==> flow/design.v <==
`timescale 1ns / 1ps
module ALU(
    input  [7:0] SrcA, 
    input  [7:0] SrcB,
    input  [3:0] ALUControl,
    output reg [7:0] ALUResult,
    output reg Zero
);
parameter ADD          = 4'b1000;
parameter SUBTRACT     = 4'b1001;
parameter MULTIPLY     = 4'b1010;
parameter DIVIDE       = 4'b1011;
parameter AND          = 4'b1100;
parameter OR           = 4'b1101;
parameter NOT          = 4'b1110;
parameter XOR          = 4'b1111;
parameter Right_Shift  = 4'b0110;
parameter Left_Shift   = 4'b0111;
parameter LOAD         = 4'b0010;  
parameter STORE        = 4'b0011;   
parameter JUMP         = 4'b0100;
parameter Equal_to     = 4'b0101;
always @(*) begin
    case (ALUControl)
        ADD:          ALUResult = SrcA + SrcB;
        SUBTRACT:     ALUResult = SrcA + (~SrcB + 1'b1);
        MULTIPLY:     ALUResult = SrcA * SrcB;
        DIVIDE:       ALUResult = (SrcB != 0) ? SrcA / SrcB : 8'b0;
        AND:          ALUResult = SrcA & SrcB;
        OR:           ALUResult = SrcA | SrcB;
        NOT:          ALUResult = ~SrcA;
        XOR:          ALUResult = SrcA ^ SrcB;
        Right_Shift:  ALUResult = $signed(SrcA) >>> 1;
        Left_Shift:   ALUResult = $signed(SrcA) << 1;
        Equal_to:    ALUResult = (SrcA == SrcB) ? 8'b00000001 : 8'b00000000;
        default:   begin
          ALUResult = 8'b00000000;
        end
    endcase
      Zero = (ALUResult == 0) ? 1'b1 : 1'b0;
end
endmodule
module ControlUnit(
    input [3:0] opcode,
    input [2:0] funct,
    input Zero,
    output reg RegWrite,
    output reg ALUSrc,
    output reg MemWrite,
    output reg [3:0] ALUControl,
    output reg ResultSrc,
    output reg PCSrc
);
parameter OP_RTYPE        = 4'b0000;
parameter OP_LOAD_IM      = 4'b0001;
parameter OP_LOAD         = 4'b0010;
parameter OP_STORE        = 4'b0011;
parameter OP_JUMP         = 4'b0100;
parameter OP_EQUAL_TO     = 4'b0101;
parameter OP_RIGHT_SHIFT  = 4'b0110;
parameter OP_LEFT_SHIFT   = 4'b0111;
parameter OP_ADDI         = 4'b1000;
parameter OP_BEQ          = 4'b1001;
parameter F_ADD           = 3'b000;
parameter F_SUBTRACT      = 3'b001;
parameter F_MULTIPLY      = 3'b010;
parameter F_DIVIDE        = 3'b011;
parameter F_AND           = 3'b100;
parameter F_OR            = 3'b101;
parameter F_XOR           = 3'b110;
parameter F_NOT           = 3'b111;
parameter ALU_ADD         = 4'b1000;
parameter ALU_SUBTRACT    = 4'b1001;
parameter ALU_MULTIPLY    = 4'b1010;
parameter ALU_DIVIDE      = 4'b1011;
parameter ALU_AND         = 4'b1100;
parameter ALU_OR          = 4'b1101;
parameter ALU_NOT         = 4'b1110;
parameter ALU_XOR         = 4'b1111;
parameter ALU_RIGHT_SHIFT = 4'b0110;
parameter ALU_LEFT_SHIFT  = 4'b0111;
parameter ALU_EQUAL_TO    = 4'b0101;
  always @(*) begin
    RegWrite    = 0;
    ALUSrc      = 0;
    MemWrite    = 0;
    ALUControl  = 4'b0000;
    ResultSrc   = 0;
    PCSrc       = 0;
    case (opcode)
        OP_RTYPE: begin
            RegWrite = 1;
            ALUSrc   = 0;
            case (funct)
                F_ADD:      ALUControl = ALU_ADD;
                F_SUBTRACT: ALUControl = ALU_SUBTRACT;
                F_MULTIPLY: ALUControl = ALU_MULTIPLY;
                F_DIVIDE:   ALUControl = ALU_DIVIDE;
                F_AND:      ALUControl = ALU_AND;
                F_OR:       ALUControl = ALU_OR;
                F_XOR:      ALUControl = ALU_XOR;
                F_NOT:      ALUControl = ALU_NOT;
            endcase
        end
        OP_LOAD_IM: begin
            RegWrite   = 1;
            ALUSrc     = 1;
            ALUControl = ALU_ADD;
            ResultSrc  = 0;
        end
        OP_LOAD: begin
            RegWrite   = 1;
            ALUSrc     = 1;
            ALUControl = ALU_ADD;
            ResultSrc  = 1;
        end
        OP_STORE: begin
        RegWrite = 1;
            ALUSrc     = 1;
            ResultSrc = 0;
            MemWrite   = 1;
            ALUControl = ALU_ADD;
        end
        OP_EQUAL_TO: begin
            ALUControl = ALU_EQUAL_TO;
            PCSrc      = Zero;
        end
        OP_JUMP: begin
            PCSrc = 1;
        end
        OP_RIGHT_SHIFT: begin
            RegWrite   = 1;
            ALUSrc     = 0;
            ALUControl = ALU_RIGHT_SHIFT;
        end
        OP_LEFT_SHIFT: begin
            RegWrite   = 1;
            ALUSrc     = 0;
            ALUControl = ALU_LEFT_SHIFT;
        end
        OP_ADDI: begin
        RegWrite   = 1;
    ALUSrc     = 1;
    ALUControl = ALU_ADD;
    ResultSrc  = 0;
        end
        OP_BEQ: begin
       RegWrite = 0;
       ALUControl = ALU_EQUAL_TO;
       MemWrite = 0;
       ResultSrc = 0;
       ALUSrc = 0;
       PCSrc = Zero;
       end
        default: ALUControl = 4'b0000;
    endcase
end
endmodule
module Extender(
    input  [2:0] in0,
    output reg [7:0] ImmExt
);
    always @(*) begin
        if (in0[2] == 0)
            ImmExt = {5'b00000, in0};  
        else
            ImmExt = {5'b11111, in0};  
    end
endmodule
module Register_file(rdata1, rdata2, wrtData, srcreg1, srcreg2, destreg, write, clk, reset);
input clk, reset, write;
input [2:0] srcreg1, srcreg2, destreg;
input [7:0] wrtData;
output [7:0] rdata1, rdata2;
integer i;
reg [7:0] regfile [0:7];
assign rdata1 = regfile[srcreg1];
assign rdata2 = regfile[srcreg2];
always @ (posedge   clk or posedge reset )begin
if (reset) begin
  for ( i = 0; i < 8; i = i + 1)
    regfile[i] <= i;
end
else  if (write) begin 
    regfile[destreg] <= wrtData;
end
end
endmodule
module MUX_2x1(
input [7:0] in0, input [7:0] in1, input select, output [7:0] out0
    );
    assign out0 = (select ==0) ? in0 : in1;
endmodule
module Forwarding_Mux( Src_in, Result, ALU_Result, forward, Src_out);
input [7:0] Src_in;
input [7:0] Result;
input [7:0] ALU_Result;
input [1:0] forward;
output [7:0] Src_out;
assign Src_out = (forward == 2'b00) ? Src_in:
                 (forward == 2'b01) ? ALU_Result:
                 (forward == 2'b10) ? Result:
                 Src_in;
                 endmodule 
module pc(pc, clk, reset, pcnext, stallF);
input clk, reset;
input [7:0] pcnext;
input stallF;
output reg [7:0] pc;
always  @(posedge   clk or posedge reset) begin
if(reset)
pc <= 8'b0;
else if (!stallF)
pc <= pcnext;
end
endmodule
module IF_ID(
  input [7:0] pcplus1_f,
  input [15:0] instr_f,
  input [7:0] pc_f,
  output reg [7:0] pc_d,
  output reg [7:0] pcplus1_d,
  output reg [15:0] instr_d,
  input clk, input reset,
  input stallD, flushD
);
 always @(posedge clk or posedge reset) begin
  if (reset) begin
    pcplus1_d <= 8'd0;
    instr_d <= 16'd0;
    pc_d <= 8'd0;
  end else if (flushD) begin
    pcplus1_d <= 8'd0;
    instr_d <= 16'd0;
    pc_d <= 8'd0;
  end else if (!stallD) begin
    pcplus1_d <= pcplus1_f;
    instr_d <= instr_f;
    pc_d <= pc_f;
  end
end
endmodule
module ID_EX(
  input [7:0] SrcA, SrcB_reg, pcplus1, ImmExt,
  input [2:0] destreg, Rs1D, Rs2D,
  input RegWrite, ALUSrc, ResultSrc, MemWrite,
  input [3:0] ALUControl,
  output reg [7:0] SrcA_out, SrcB_reg_out, pcplus1_out, ImmExt_out,
  output reg [2:0] destreg_out, Rs1E, Rs2E,
  output reg RegWrite_out, ALUSrc_out, ResultSrc_out, MemWrite_out,
  output reg [3:0] ALUControl_out,
  input clk, input reset, flushE
);
  always @(posedge clk or posedge reset) begin
  if (reset) begin
    SrcA_out <= 0; SrcB_reg_out <= 0; pcplus1_out <= 0; ImmExt_out <= 0;
    destreg_out <= 0; Rs1E <= 0; Rs2E <= 0; RegWrite_out <= 0; ALUSrc_out <= 0; ResultSrc_out <= 0;
    MemWrite_out <= 0; ALUControl_out <= 0;
  end else begin
    if (flushE) begin
      SrcA_out <= 0; SrcB_reg_out <= 0; pcplus1_out <= 0; ImmExt_out <= 0;
      destreg_out <= 0; Rs1E <= 0; Rs2E <= 0; RegWrite_out <= 0; ALUSrc_out <= 0; ResultSrc_out <= 0;
      MemWrite_out <= 0; ALUControl_out <= 0;
    end else begin
      SrcA_out <= SrcA; SrcB_reg_out <= SrcB_reg; pcplus1_out <= pcplus1; ImmExt_out <= ImmExt;
      destreg_out <= destreg; Rs1E <= Rs1D; Rs2E <= Rs2D;
      RegWrite_out <= RegWrite; ALUSrc_out <= ALUSrc; ResultSrc_out <= ResultSrc;
      MemWrite_out <= MemWrite; ALUControl_out <= ALUControl;
    end
  end
end
endmodule
module EX_MEM(
  input [7:0] ALUResult, SrcB_reg, pcplus1,
  input [2:0] destreg,
  input RegWrite, MemWrite, ResultSrc,
  output reg [7:0] ALUResult_out, WriteData_out, pcplus1_out,
  output reg [2:0] destreg_out,
  output reg RegWrite_out, MemWrite_out, ResultSrc_out,
  input clk, input reset
);
  always @(posedge clk or posedge reset) begin
    if (reset) begin
      ALUResult_out <= 0; WriteData_out <= 0; pcplus1_out <= 0;
      destreg_out <= 0; RegWrite_out <= 0; MemWrite_out <= 0; ResultSrc_out <= 0;
    end else begin
      ALUResult_out <= ALUResult; WriteData_out <= SrcB_reg; pcplus1_out <= pcplus1;
      destreg_out <= destreg;
      RegWrite_out <= RegWrite; MemWrite_out <= MemWrite; ResultSrc_out <= ResultSrc;
    end
  end
endmodule
module MEM_WB(
  input [7:0] ReadData, ALUResult, pcplus1,
  input [2:0] destreg,
  input RegWrite, ResultSrc,
  output reg [7:0] ReadData_out, ALUResult_out, pcplus1_out,
  output reg [2:0] destreg_out,
  output reg RegWrite_out, ResultSrc_out,
  input clk, input reset
);
  always @(posedge clk or posedge reset) begin
    if (reset) begin
      ReadData_out <= 0; ALUResult_out <= 0; pcplus1_out <= 0;
      destreg_out <= 0; RegWrite_out <= 0; ResultSrc_out <= 0;
    end else begin
      ReadData_out <= ReadData; ALUResult_out <= ALUResult; pcplus1_out <= pcplus1;
      destreg_out <= destreg;
      RegWrite_out <= RegWrite; ResultSrc_out <= ResultSrc;
    end
  end
endmodule
module Hazard_unit( 
input [2:0] Rs1D, Rs2D, Rs1E, Rs2E, a1_d, a1_e, a1_w, a1_m,
input [3:0] opcode,
input regwrite_m, regwrite_w, ResultSrc_e, pcsrc,
output reg StallF, StallD, FlushD, FlushE,
output reg [1:0] ForwardAE, ForwardBE);
wire hzd;
assign hzd = (ResultSrc_e && (a1_e != 0) &&
              ((a1_e == a1_d) || (a1_e == Rs1D) || (a1_e == Rs2D)) &&
              (opcode != 4'b0101) && (opcode != 4'b0100));
always @(*) begin
        StallF = hzd;
        StallD = hzd;
        FlushE = hzd;
        FlushD = pcsrc;  
    end                           
always @(*) begin
        if (regwrite_m && (a1_m != 0) && (a1_m == Rs1E))
            ForwardAE = 2'b01;  
        else if (regwrite_w && (a1_w != 0) && (a1_w == Rs1E))
            ForwardAE = 2'b10;  
        else
            ForwardAE = 2'b00;  
        if (regwrite_m && (a1_m != 0) && (a1_m == Rs2E))
            ForwardBE = 2'b01;  
        else if (regwrite_w && (a1_w != 0) && (a1_w == Rs2E))
            ForwardBE = 2'b10;  
        else
            ForwardBE = 2'b00;  
    end
endmodule
module Pipelined_Processor(
input CLK,
input reset,
output [7:0] imem_addr,
input [15:0] imem_data,
output [7:0] dmem_addr,
output [7:0] dmem_wdata,
output dmem_we,
input [7:0] dmem_rdata,
output [7:0] result 
   );
wire pcsrc;
wire [7:0] pcplus1_f;
wire [7:0] pcnext_f;
wire [7:0] pc_f, pc_d;
wire [15:0] instr_f, instr_d;
wire signed [7:0] SrcA_d, SrcA_e;
wire signed [7:0] RD1e, RD2e;  
wire signed [7:0] SrcB ;
wire Zero;
wire [7:0] ALUResult_e, ALUResult_m, ALUResult_w;
wire [3:0] ALUControl_d, ALUControl_e;
wire ALUSrc_d, ALUSrc_e, ResultSrc_e, ResultSrc_d, ResultSrc_m, ResultSrc_w;
wire [7:0] pcplus1_d, pcplus1_e, pcplus1_m, pcplus1_w;
wire [2:0] a1_d, Rs1D, Rs2D;
wire [2:0] Rs1E, Rs2E;
wire [2:0] a1_e, a1_m, a1_w;  
wire [3:0] opcode;
wire [2:0] funct;
wire [7:0] SrcB_reg, SrcB_reg_e, SrcB_reg_m;
wire [7:0] wrtdata;
wire [7:0] read_data_w, read_data_m;
wire MemWrite_d, MemWrite_e, MemWrite_m;
wire regwrite_d, regwrite_e, regwrite_w, regwrite_m;
wire [7:0] ImmExt_d, ImmExt_e;  
wire [1:0] ForwardAE, ForwardBE;
wire stallF, flushD, stallD, flushE;
pc p0(.pcnext(pcnext_f),. reset(reset), .pc(pc_f), .stallF(stallF), .clk(CLK));
assign pcplus1_f = pc_f + 1;
assign imem_addr = pc_f;
assign instr_f = imem_data;
assign opcode = instr_f[15:12];
assign pcnext_f = (opcode == 4'b0101 && Zero) ? (pc_f + ImmExt_d) : 
  (pcsrc) ? ImmExt_d :
                (pc_f + 1);
assign a1_d = instr_f[8:6];   
assign funct = instr_f[11:9];
assign Rs1D = instr_f[5:3];
assign Rs2D = instr_f[2:0];
  Extender e0(.in0(Rs2D), .ImmExt(ImmExt_d));
IF_ID l0(.clk(CLK), .flushD(flushD), .stallD(stallD), .pcplus1_f(pcnext_f), .pcplus1_d(pcplus1_d),  .reset(reset), .pc_f(pc_f), .pc_d(pc_d),  .instr_d(instr_d), .instr_f(instr_f));
ControlUnit c0(.opcode(opcode), .funct(funct), .Zero(Zero), .ALUSrc(ALUSrc_d), .MemWrite(MemWrite_d), .ALUControl(ALUControl_d), .ResultSrc(ResultSrc_d), .PCSrc(pcsrc), .RegWrite(regwrite_d));
  Register_file r0(.clk(CLK), .reset(reset), .write(regwrite_w), .destreg(a1_w), .srcreg1(Rs1D), .srcreg2(Rs2D), .rdata1(SrcA_d), .rdata2(SrcB_reg), .wrtData(wrtdata));
ID_EX l1(.clk(CLK), .flushE(flushE), .reset(reset), .SrcA(SrcA_d), .SrcB_reg(SrcB_reg), 
.pcplus1(pcplus1_d), .ImmExt(ImmExt_d), 
.destreg(a1_d), .Rs1D(Rs1D), .Rs2D(Rs2D), .Rs1E(Rs1E), .Rs2E(Rs2E),
.RegWrite(regwrite_d), .ALUSrc(ALUSrc_d), .ResultSrc(ResultSrc_d), 
.MemWrite(MemWrite_d), .ALUControl(ALUControl_d), 
.SrcA_out(RD1e),
.SrcB_reg_out(RD2e), 
.pcplus1_out(pcplus1_e),
.ImmExt_out(ImmExt_e), .destreg_out(a1_e), 
.RegWrite_out(regwrite_e), .ALUSrc_out(ALUSrc_e), 
.ResultSrc_out(ResultSrc_e), 
.MemWrite_out(MemWrite_e), 
.ALUControl_out(ALUControl_e));
Forwarding_Mux m0(.Src_in(RD1e), .Result(wrtdata), .ALU_Result(ALUResult_m), .forward(ForwardAE), .Src_out(SrcA_e));
Forwarding_Mux m1(.Src_in(RD2e), .Result(wrtdata), .ALU_Result(ALUResult_m), .forward(ForwardBE), .Src_out(SrcB_reg_e));
MUX_2x1 alu(.in0(SrcB_reg_e), .in1(ImmExt_e), .select(ALUSrc_e), .out0(SrcB));
ALU a0( .SrcA(SrcA_e), .SrcB(SrcB), .Zero(Zero), .ALUResult(ALUResult_e), .ALUControl(ALUControl_e));
EX_MEM l2(.clk(CLK), .reset(reset), 
.ALUResult(ALUResult_e), .SrcB_reg(SrcB_reg_e),
.pcplus1(pcplus1_e), 
          .RegWrite(regwrite_e), .MemWrite(MemWrite_e),
          .ResultSrc(ResultSrc_e), 
.ALUResult_out(ALUResult_m), .destreg(a1_e), 
.WriteData_out(SrcB_reg_m ), .pcplus1_out(pcplus1_m), .destreg_out(a1_m), .RegWrite_out(regwrite_m), .MemWrite_out(MemWrite_m), .ResultSrc_out(ResultSrc_m));
assign dmem_addr = ALUResult_m;
assign dmem_wdata = SrcB_reg_m;
assign dmem_we = MemWrite_m;
assign read_data_m = dmem_rdata;
MEM_WB l3(.clk(CLK), .reset(reset), .ReadData(read_data_m), .ALUResult(ALUResult_m), .pcplus1(pcplus1_m), .destreg(a1_m), .RegWrite(regwrite_m), .ResultSrc(ResultSrc_m), .ReadData_out(read_data_w), .ALUResult_out(ALUResult_w), .pcplus1_out(pcplus1_w), .destreg_out(a1_w), .RegWrite_out(regwrite_w), .ResultSrc_out(ResultSrc_w));
MUX_2x1 read(.in0(ALUResult_w), .in1(read_data_w), .select(ResultSrc_w), .out0(wrtdata));
assign result = wrtdata;
Hazard_unit h0(.Rs1D(Rs1D), .Rs2D(Rs2D), .Rs1E(Rs1E), .Rs2E(Rs2E), .a1_d(a1_d), .a1_e(a1_e), .a1_w(a1_w), .a1_m(a1_m), .opcode(opcode), .regwrite_m(regwrite_m), .regwrite_w(regwrite_w), .ResultSrc_e(ResultSrc_e), .pcsrc(pcsrc), .StallF(stallF), .StallD(stallD), .FlushD(flushD), .FlushE(flushE), .ForwardAE(ForwardAE), .ForwardBE(ForwardBE));
endmodule
# Reports on Pipelined_Processor
# Module Pipelined_Processor before and after one edit of its RTL, step after step.
# "orig" refers to lines of the RTL above, "edited" to lines of the edited file.
# "diff" is "edited" less "orig", of the values as shown.
# Cell names lack the library's common part.
# A cell with - has no value.
# setup
design,Pipelined_Processor
clock_port,CLK
cell_library,sky130hd
pvt_corner,tt_025C_1v80

# The edit
# Unified diff, file above to edited file.
# A script made this edit. It changes what the design does and was not meant as an optimisation.
# begin of diff
@@ -208,8 +208,6 @@
 input stallF;
 output reg [7:0] pc;
-always  @(posedge   clk or posedge reset) begin
-if(reset)
-pc <= 8'b0;
-else if (!stallF)
+always  @(posedge   clk) begin
+if (!stallF)
 pc <= pcnext;
 end
# end of diff

# Word level
# Yosys after proc, flatten, opt, wreduce and memory -nomap, before mapping. Enables and synchronous resets that opt folds into registers are not counted as muxes. Print and check cells are not counted. Equal cells are merged and count once.
# Memory sizes are those after Yosys's memory passes, which may raise the word count (mostly to a power of two), join words into wider ones and drop unused or constant bits.
# word_totals
item,orig,edited,diff
ff_bits,156,156,0
rom_bits,24,24,0
mem_count,1,1,0
out_inout_bits,33,33,0
elab_cells,172,172,0
# mem_list
item,orig,edited
mem_shapes,8x3 r1 w0,8x3 r1 w0
# classes
item,orig,edited,diff
addsub,5,5,0
n_mul,1,1,0
div_mod_pow,1,1,0
eq_ne,55,55,0
mux,38,38,0
logic,5,5,0
n_reduce_logical,35,35,0
# op_table
cell,orig,edited,diff
2-to-1 mux 8 bit,15,15,0
equality test 3 bit with constant B,12,12,0
logical AND 1 bit,11,11,0
equality test 4 bit with constant B,10,10,0
2-to-1 mux 1 bit,10,10,0
AND reduction 2 bit,8,8,0
equality test 3 bit,7,7,0
equality test 4 x 3 -> 1 bit with constant B,7,7,0
equality test 3 x 2 -> 1 bit with constant B,6,6,0
2-to-1 mux 2 bit,4,4,0
adder 8 bit,3,3,0
equality test 3 x 1 -> 1 bit with constant B,3,3,0
zero test 3 bit,3,3,0
2-to-1 mux 3 bit,3,3,0
nonzero test 3 bit,3,3,0
adder 8 x 1 -> 8 bit with constant B,2,2,0
equality test 2 x 1 -> 1 bit with constant B,2,2,0
equality test 2 bit with constant B,2,2,0
equality test 4 x 2 -> 1 bit with constant B,2,2,0
zero test 2 bit,2,2,0
logical OR 1 bit,2,2,0
!= test 4 x 3 -> 1 bit with constant B,2,2,0
inverter 8 bit,2,2,0
parallel mux 8 bit (select 8 bit),2,2,0
bitwise AND 8 bit,1,1,0
divider 8 x 8 -> 8 bit,1,1,0
equality test 4 x 1 -> 1 bit with constant B,1,1,0
equality test 8 bit,1,1,0
# Not every row of either side is listed.

# Logic depth
# Longest topological path by Yosys (ltp), each cell counted once; first at word level (registers and memories cut), then after technology mapping (sequential cells cut; the memories' decode and read muxes count).
# logic_depth
item,orig,edited,diff
depth_word,19,19,0
ABC_AREA,0,0,-
ltp_mapped,78,73,-5
mapped_depth_nobuf,74,67,-7

# Synthesis result
# Yosys stat after the flow's synthesis: flattened, memories mapped to cells. It holds for the ABC_AREA given above (unset counts as 0); a run with the other value may have another netlist.
# by_type
cell_type,orig,edited,diff
o21ai_0,93,79,-14
a211oi_1,18,6,-12
clkbuf_1,42,51,9
mux2_2,26,17,-9
a221oi_1,8,17,9
dfrtp_1,136,128,-8
o22ai_1,17,9,-8
o211ai_1,7,15,8
edfxtp_1,0,8,8
nor2_1,134,127,-7
nand3_1,32,39,7
nand2_1,108,114,6
o31ai_1,3,9,6
inv_1,73,68,-5
nor3_1,34,38,4
a22oi_1,9,5,-4
o21bai_1,9,5,-4
buf_4,5,1,-4
# Not every row of either side is listed.
# mapped
item,orig,edited,diff
stdcells,1287,1249,-38
mapped_area_um2,11330.9,11106.9,-224.0
sequential_area_um2,3718.6,3758.6,40.0
flip_flops,148,148,0
buffers,60,64,4
# The figures by module come from a second, unflattened synthesis with its own total; it is not the netlist above.
# hier_totals
item,orig,edited,diff
cells_unflattened,1371,1362,-9
hier_area_um2,14272.4,14181.1,-91.3
# Each row is one instance without its submodules.
# modules_orig
mod,n_inst,n_cells,area_um2
ALU,1,529,3921.3
Register_file,1,329,3673.5
ID_EX,1,104,1574.0
IF_ID,1,104,1327.5
EX_MEM,1,31,754.5
MEM_WB,1,30,729.4
Pipelined_Processor,1,78,566.8
Forwarding_Mux,2,27,276.5
pc,1,18,335.3
Hazard_unit,1,38,310.3
MUX_2x1,2,9,131.4
ControlUnit,1,30,203.9
Extender,1,8,60.1
# modules_edited
mod,n_inst,n_cells,area_um2
ALU,1,529,3921.3
Register_file,1,329,3673.5
ID_EX,1,104,1574.0
IF_ID,1,104,1327.5
EX_MEM,1,31,754.5
MEM_WB,1,30,729.4
Pipelined_Processor,1,78,566.8
Forwarding_Mux,2,27,276.5
Hazard_unit,1,38,310.3
MUX_2x1,2,9,131.4
pc,1,9,244.0
ControlUnit,1,30,203.9
Extender,1,8,60.1

# Timing after synthesis
# OpenSTA on the mapped netlist: ideal clock, no wires. The path of least setup slack (recovery checks aside). Input and output delay are each 20% of the period. Register names are those of the netlist, which keeps one name where synthesis merged equal registers.
# synth_path
item,orig,edited,diff
path_kind,register to register,register to register,-
from,register l1.ImmExt_out[6],register l2.destreg_out[2],-
to,register p0.pc[7],register p0.pc[7],-
tclk_ns,13.5,13.5,0.0
setup_time_ns,0.126,0.261,0.135
launch_ns,0.000,0.000,0.000
arrival_time_ns,12.790,13.785,0.995
slack_ns,0.584,-0.546,-1.130
path_delay_ns,12.916,14.046,1.130
driving_pins,69,69,0
n_path_buf,1,4,3
period_less_setup_slack_ns,12.916,14.046,1.130
# "path_delay_ns" = arrival - input delay + setup time.
# "driving_pins" counts driving pins, that of a launching flip-flop among them; a cell with two outputs on the path counts twice.
# "period_less_setup_slack_ns" is the clock period less the worst setup slack; recovery checks do not enter. This is arithmetic on one report: input and output delays are still those of the set period (20% each).
# A register here has more assigning lines than the two given.
# synth_via_orig
path_cell_list,dfrtp_1 > buf_2 > or3b_1 > a211oi_2 > o211ai_2 > o221ai_2 > a21o_2 > clkinv_1 > nor3_1 > nand2_1 > a22oi_1 > ha_1 > o21a_1 > or2_2 > and2_1 > nor2b_1 > nor2_1 > a21oi_1 > [... 33 more ...] > a21o_1 > a21oi_1 > nor2b_1 > nor2_1 > nor2_1 > mux2_2 > ha_1 > o21a_1 > o21ai_0 > a21oi_1 > o21ai_0 > nand2b_1 > a21oi_1 > o221ai_1 > nor3_2 > nand4_1 > nor3b_1 > a221o_1
cells_between,21
# synth_lines_orig
item,line,source
from (decl),248,"output reg [7:0] SrcA_out, SrcB_reg_out, pcplus1_out, ImmExt_out,"
from (assign),256,SrcA_out <= 0; SrcB_reg_out <= 0; pcplus1_out <= 0; ImmExt_out <= 0;
from (assign),265,SrcA_out <= SrcA; SrcB_reg_out <= SrcB_reg; pcplus1_out <= pcplus1; ImmExt_out <= ImmExt;
to (assign),212,pc <= 8'b0;
to (assign),214,pc <= pcnext;
to (decl),209,output reg [7:0] pc;
# orig: Chain of elaborated cells between the ends: none given.
# synth_via_edited
path_cell_list,dfrtp_1 > or3b_1 > a2111o_1 > o21a_1 > o221ai_1 > a21o_2 > inv_1 > nor4_2 > a21o_1 > a21boi_0 > ha_1 > o21a_1 > nor2_1 > nor4_4 > a21oi_1 > a31oi_1 > ha_1 > o21a_1 > [... 33 more ...] > nand4_1 > o21ai_0 > o21ai_0 > clkbuf_1 > mux2i_1 > ha_1 > a21boi_0 > o21ai_0 > nand2b_1 > a211oi_1 > o21bai_1 > a21o_1 > a21oi_1 > a41oi_1 > nor4b_2 > a31oi_1 > buf_2 > o311a_1
cells_between,42
# synth_lines_edited
item,line,source
from (decl),276,"output reg [2:0] destreg_out,"
from (assign),283,destreg_out <= 0; RegWrite_out <= 0; MemWrite_out <= 0; ResultSrc_out <= 0;
from (assign),286,destreg_out <= destreg;
to (assign),212,pc <= pcnext;
to (decl),209,output reg [7:0] pc;
# edited: Chain of elaborated cells between the ends: none given.

# Path in the finished layout
# From the final timing report of each run of pair A: the path of least setup slack in the routed layout; clock arrival at registers is part of the times.
# layout_path
item,orig,edited,diff
path_kind,register to register,register to register,-
from,register l2.destreg_out[2],register l1.ImmExt_out[6],-
to,register p0.pc[7],register p0.pc[7],-
tclk_ns,13.5,13.5,0.0
setup_time_ns,0.11,0.25,0.14
launch_ns,0.43,0.43,0.00
arrival_time_ns,13.25,13.78,0.53
slack_ns,0.58,-0.09,-0.67
driving_pins,72,68,-4
n_path_buf,1,2,1
# A register here has more assigning lines than the two given.
# layout_via_orig
path_cell_list,dfrtp_2 > or3b_4 > a211oi_4 > o211a_1 > a21oi_1 > a22o_2 > ha_1 > a22oi_2 > ha_1 > o21a_1 > or2_2 > and2_1 > nor2b_1 > nor2_1 > a21oi_1 > ha_1 > o21a_1 > o21ai_1 > [... 36 more ...] > a21oi_2 > nor2b_2 > nor2_2 > nor2_4 > mux2_2 > ha_1 > o21a_1 > o21ai_0 > a21oi_1 > o21ai_0 > nand2b_1 > a21oi_2 > o221ai_2 > nor3_2 > buf_4 > nand4_1 > nor3b_1 > a221o_1
cells_between,42
# layout_lines_orig
item,line,source
from (decl),278,"output reg [2:0] destreg_out,"
from (assign),285,destreg_out <= 0; RegWrite_out <= 0; MemWrite_out <= 0; ResultSrc_out <= 0;
from (assign),288,destreg_out <= destreg;
to (assign),212,pc <= 8'b0;
to (assign),214,pc <= pcnext;
to (decl),209,output reg [7:0] pc;
# orig: Chain of elaborated cells between the ends: none given.
# layout_via_edited
path_cell_list,dfrtp_1 > or3b_1 > a2111o_1 > o21ai_4 > nor2_2 > a221oi_4 > nor4_4 > a21o_1 > a21boi_2 > ha_1 > o21a_1 > nor2_2 > nor4_4 > a31oi_1 > ha_1 > o21a_1 > o21ai_2 > a2111oi_4 > [... 32 more ...] > nand4_1 > o21ai_2 > o21ai_2 > mux2i_1 > ha_1 > a21boi_2 > o21ai_1 > nand2b_1 > a211oi_2 > o21bai_1 > a21o_1 > a21oi_2 > a41oi_2 > nor4b_2 > buf_4 > nand4b_4 > or3b_1 > o311a_1
cells_between,21
# layout_lines_edited
item,line,source
from (decl),246,"output reg [7:0] SrcA_out, SrcB_reg_out, pcplus1_out, ImmExt_out,"
from (assign),254,SrcA_out <= 0; SrcB_reg_out <= 0; pcplus1_out <= 0; ImmExt_out <= 0;
from (assign),263,SrcA_out <= SrcA; SrcB_reg_out <= SrcB_reg; pcplus1_out <= pcplus1; ImmExt_out <= ImmExt;
to (assign),212,pc <= pcnext;
to (decl),209,output reg [7:0] pc;
# edited: Chain of elaborated cells between the ends: none given.

# Measured runs
# Runs of the flow (Yosys, OpenROAD) on both versions; the two runs of a pair have the same settings. The constraints put input and output delay at 20% of the set period each and load the outputs with 0.01 pF.
# settings_pair_A
CORE_UTILIZATION,40
period_ns,13.5
CAP_MARGIN,20
CORE_MARGIN,2
SLEW_MARGIN,20
# measured_pair_A
item,orig,edited,diff
synthArea_um2,11330.9,11106.9,-224.0
design_die_area_um2,29689.0,29116.3,-572.7
final_stdcell_area_um2,13590.5,13539.2,-51.3
util_frac,0.488,0.5,0.012
final_setup_ws_ns,0.577,-0.088,-0.665
timing.setup.tns_ns,0.000,-0.138,-0.138
final_hold_ws_ns,0.355,0.356,0.001
power.total_uw,2886,2720,-166
achievedPeriod_ns,12.923,13.588,0.665
# settings_pair_B
CELL_PAD_IN_SITES_DETAIL_PLACEMENT,0
CORE_UTILIZATION,22
GPL_ROUTABILITY_DRIVEN,1
HOLD_SLACK_MARGIN,0.13
SETUP_SLACK_MARGIN,4.26
period_ns,23.4
CAP_MARGIN,20
CORE_MARGIN,2
SLEW_MARGIN,20
# measured_pair_B
item,orig,edited,diff
synthArea_um2,11330.9,11106.9,-224.0
design_die_area_um2,53335.6,52299.1,-1036.5
final_stdcell_area_um2,13320.3,12995.0,-325.3
util_frac,0.261,0.26,-0.001
final_setup_ws_ns,7.599,6.578,-1.021
timing.setup.tns_ns,0.000,0.000,0.000
final_hold_ws_ns,0.351,0.356,0.005
power.total_uw,1611,1473,-138
achievedPeriod_ns,15.801,16.822,1.021
# "achievedPeriod_ns" is the run's clock period less its worst setup slack. It is reckoned from that one timing run; input and output delays stay at 20% of the period that was set.
# "power.total_uw": no workload was simulated; the value follows from the tool's default switching activity.
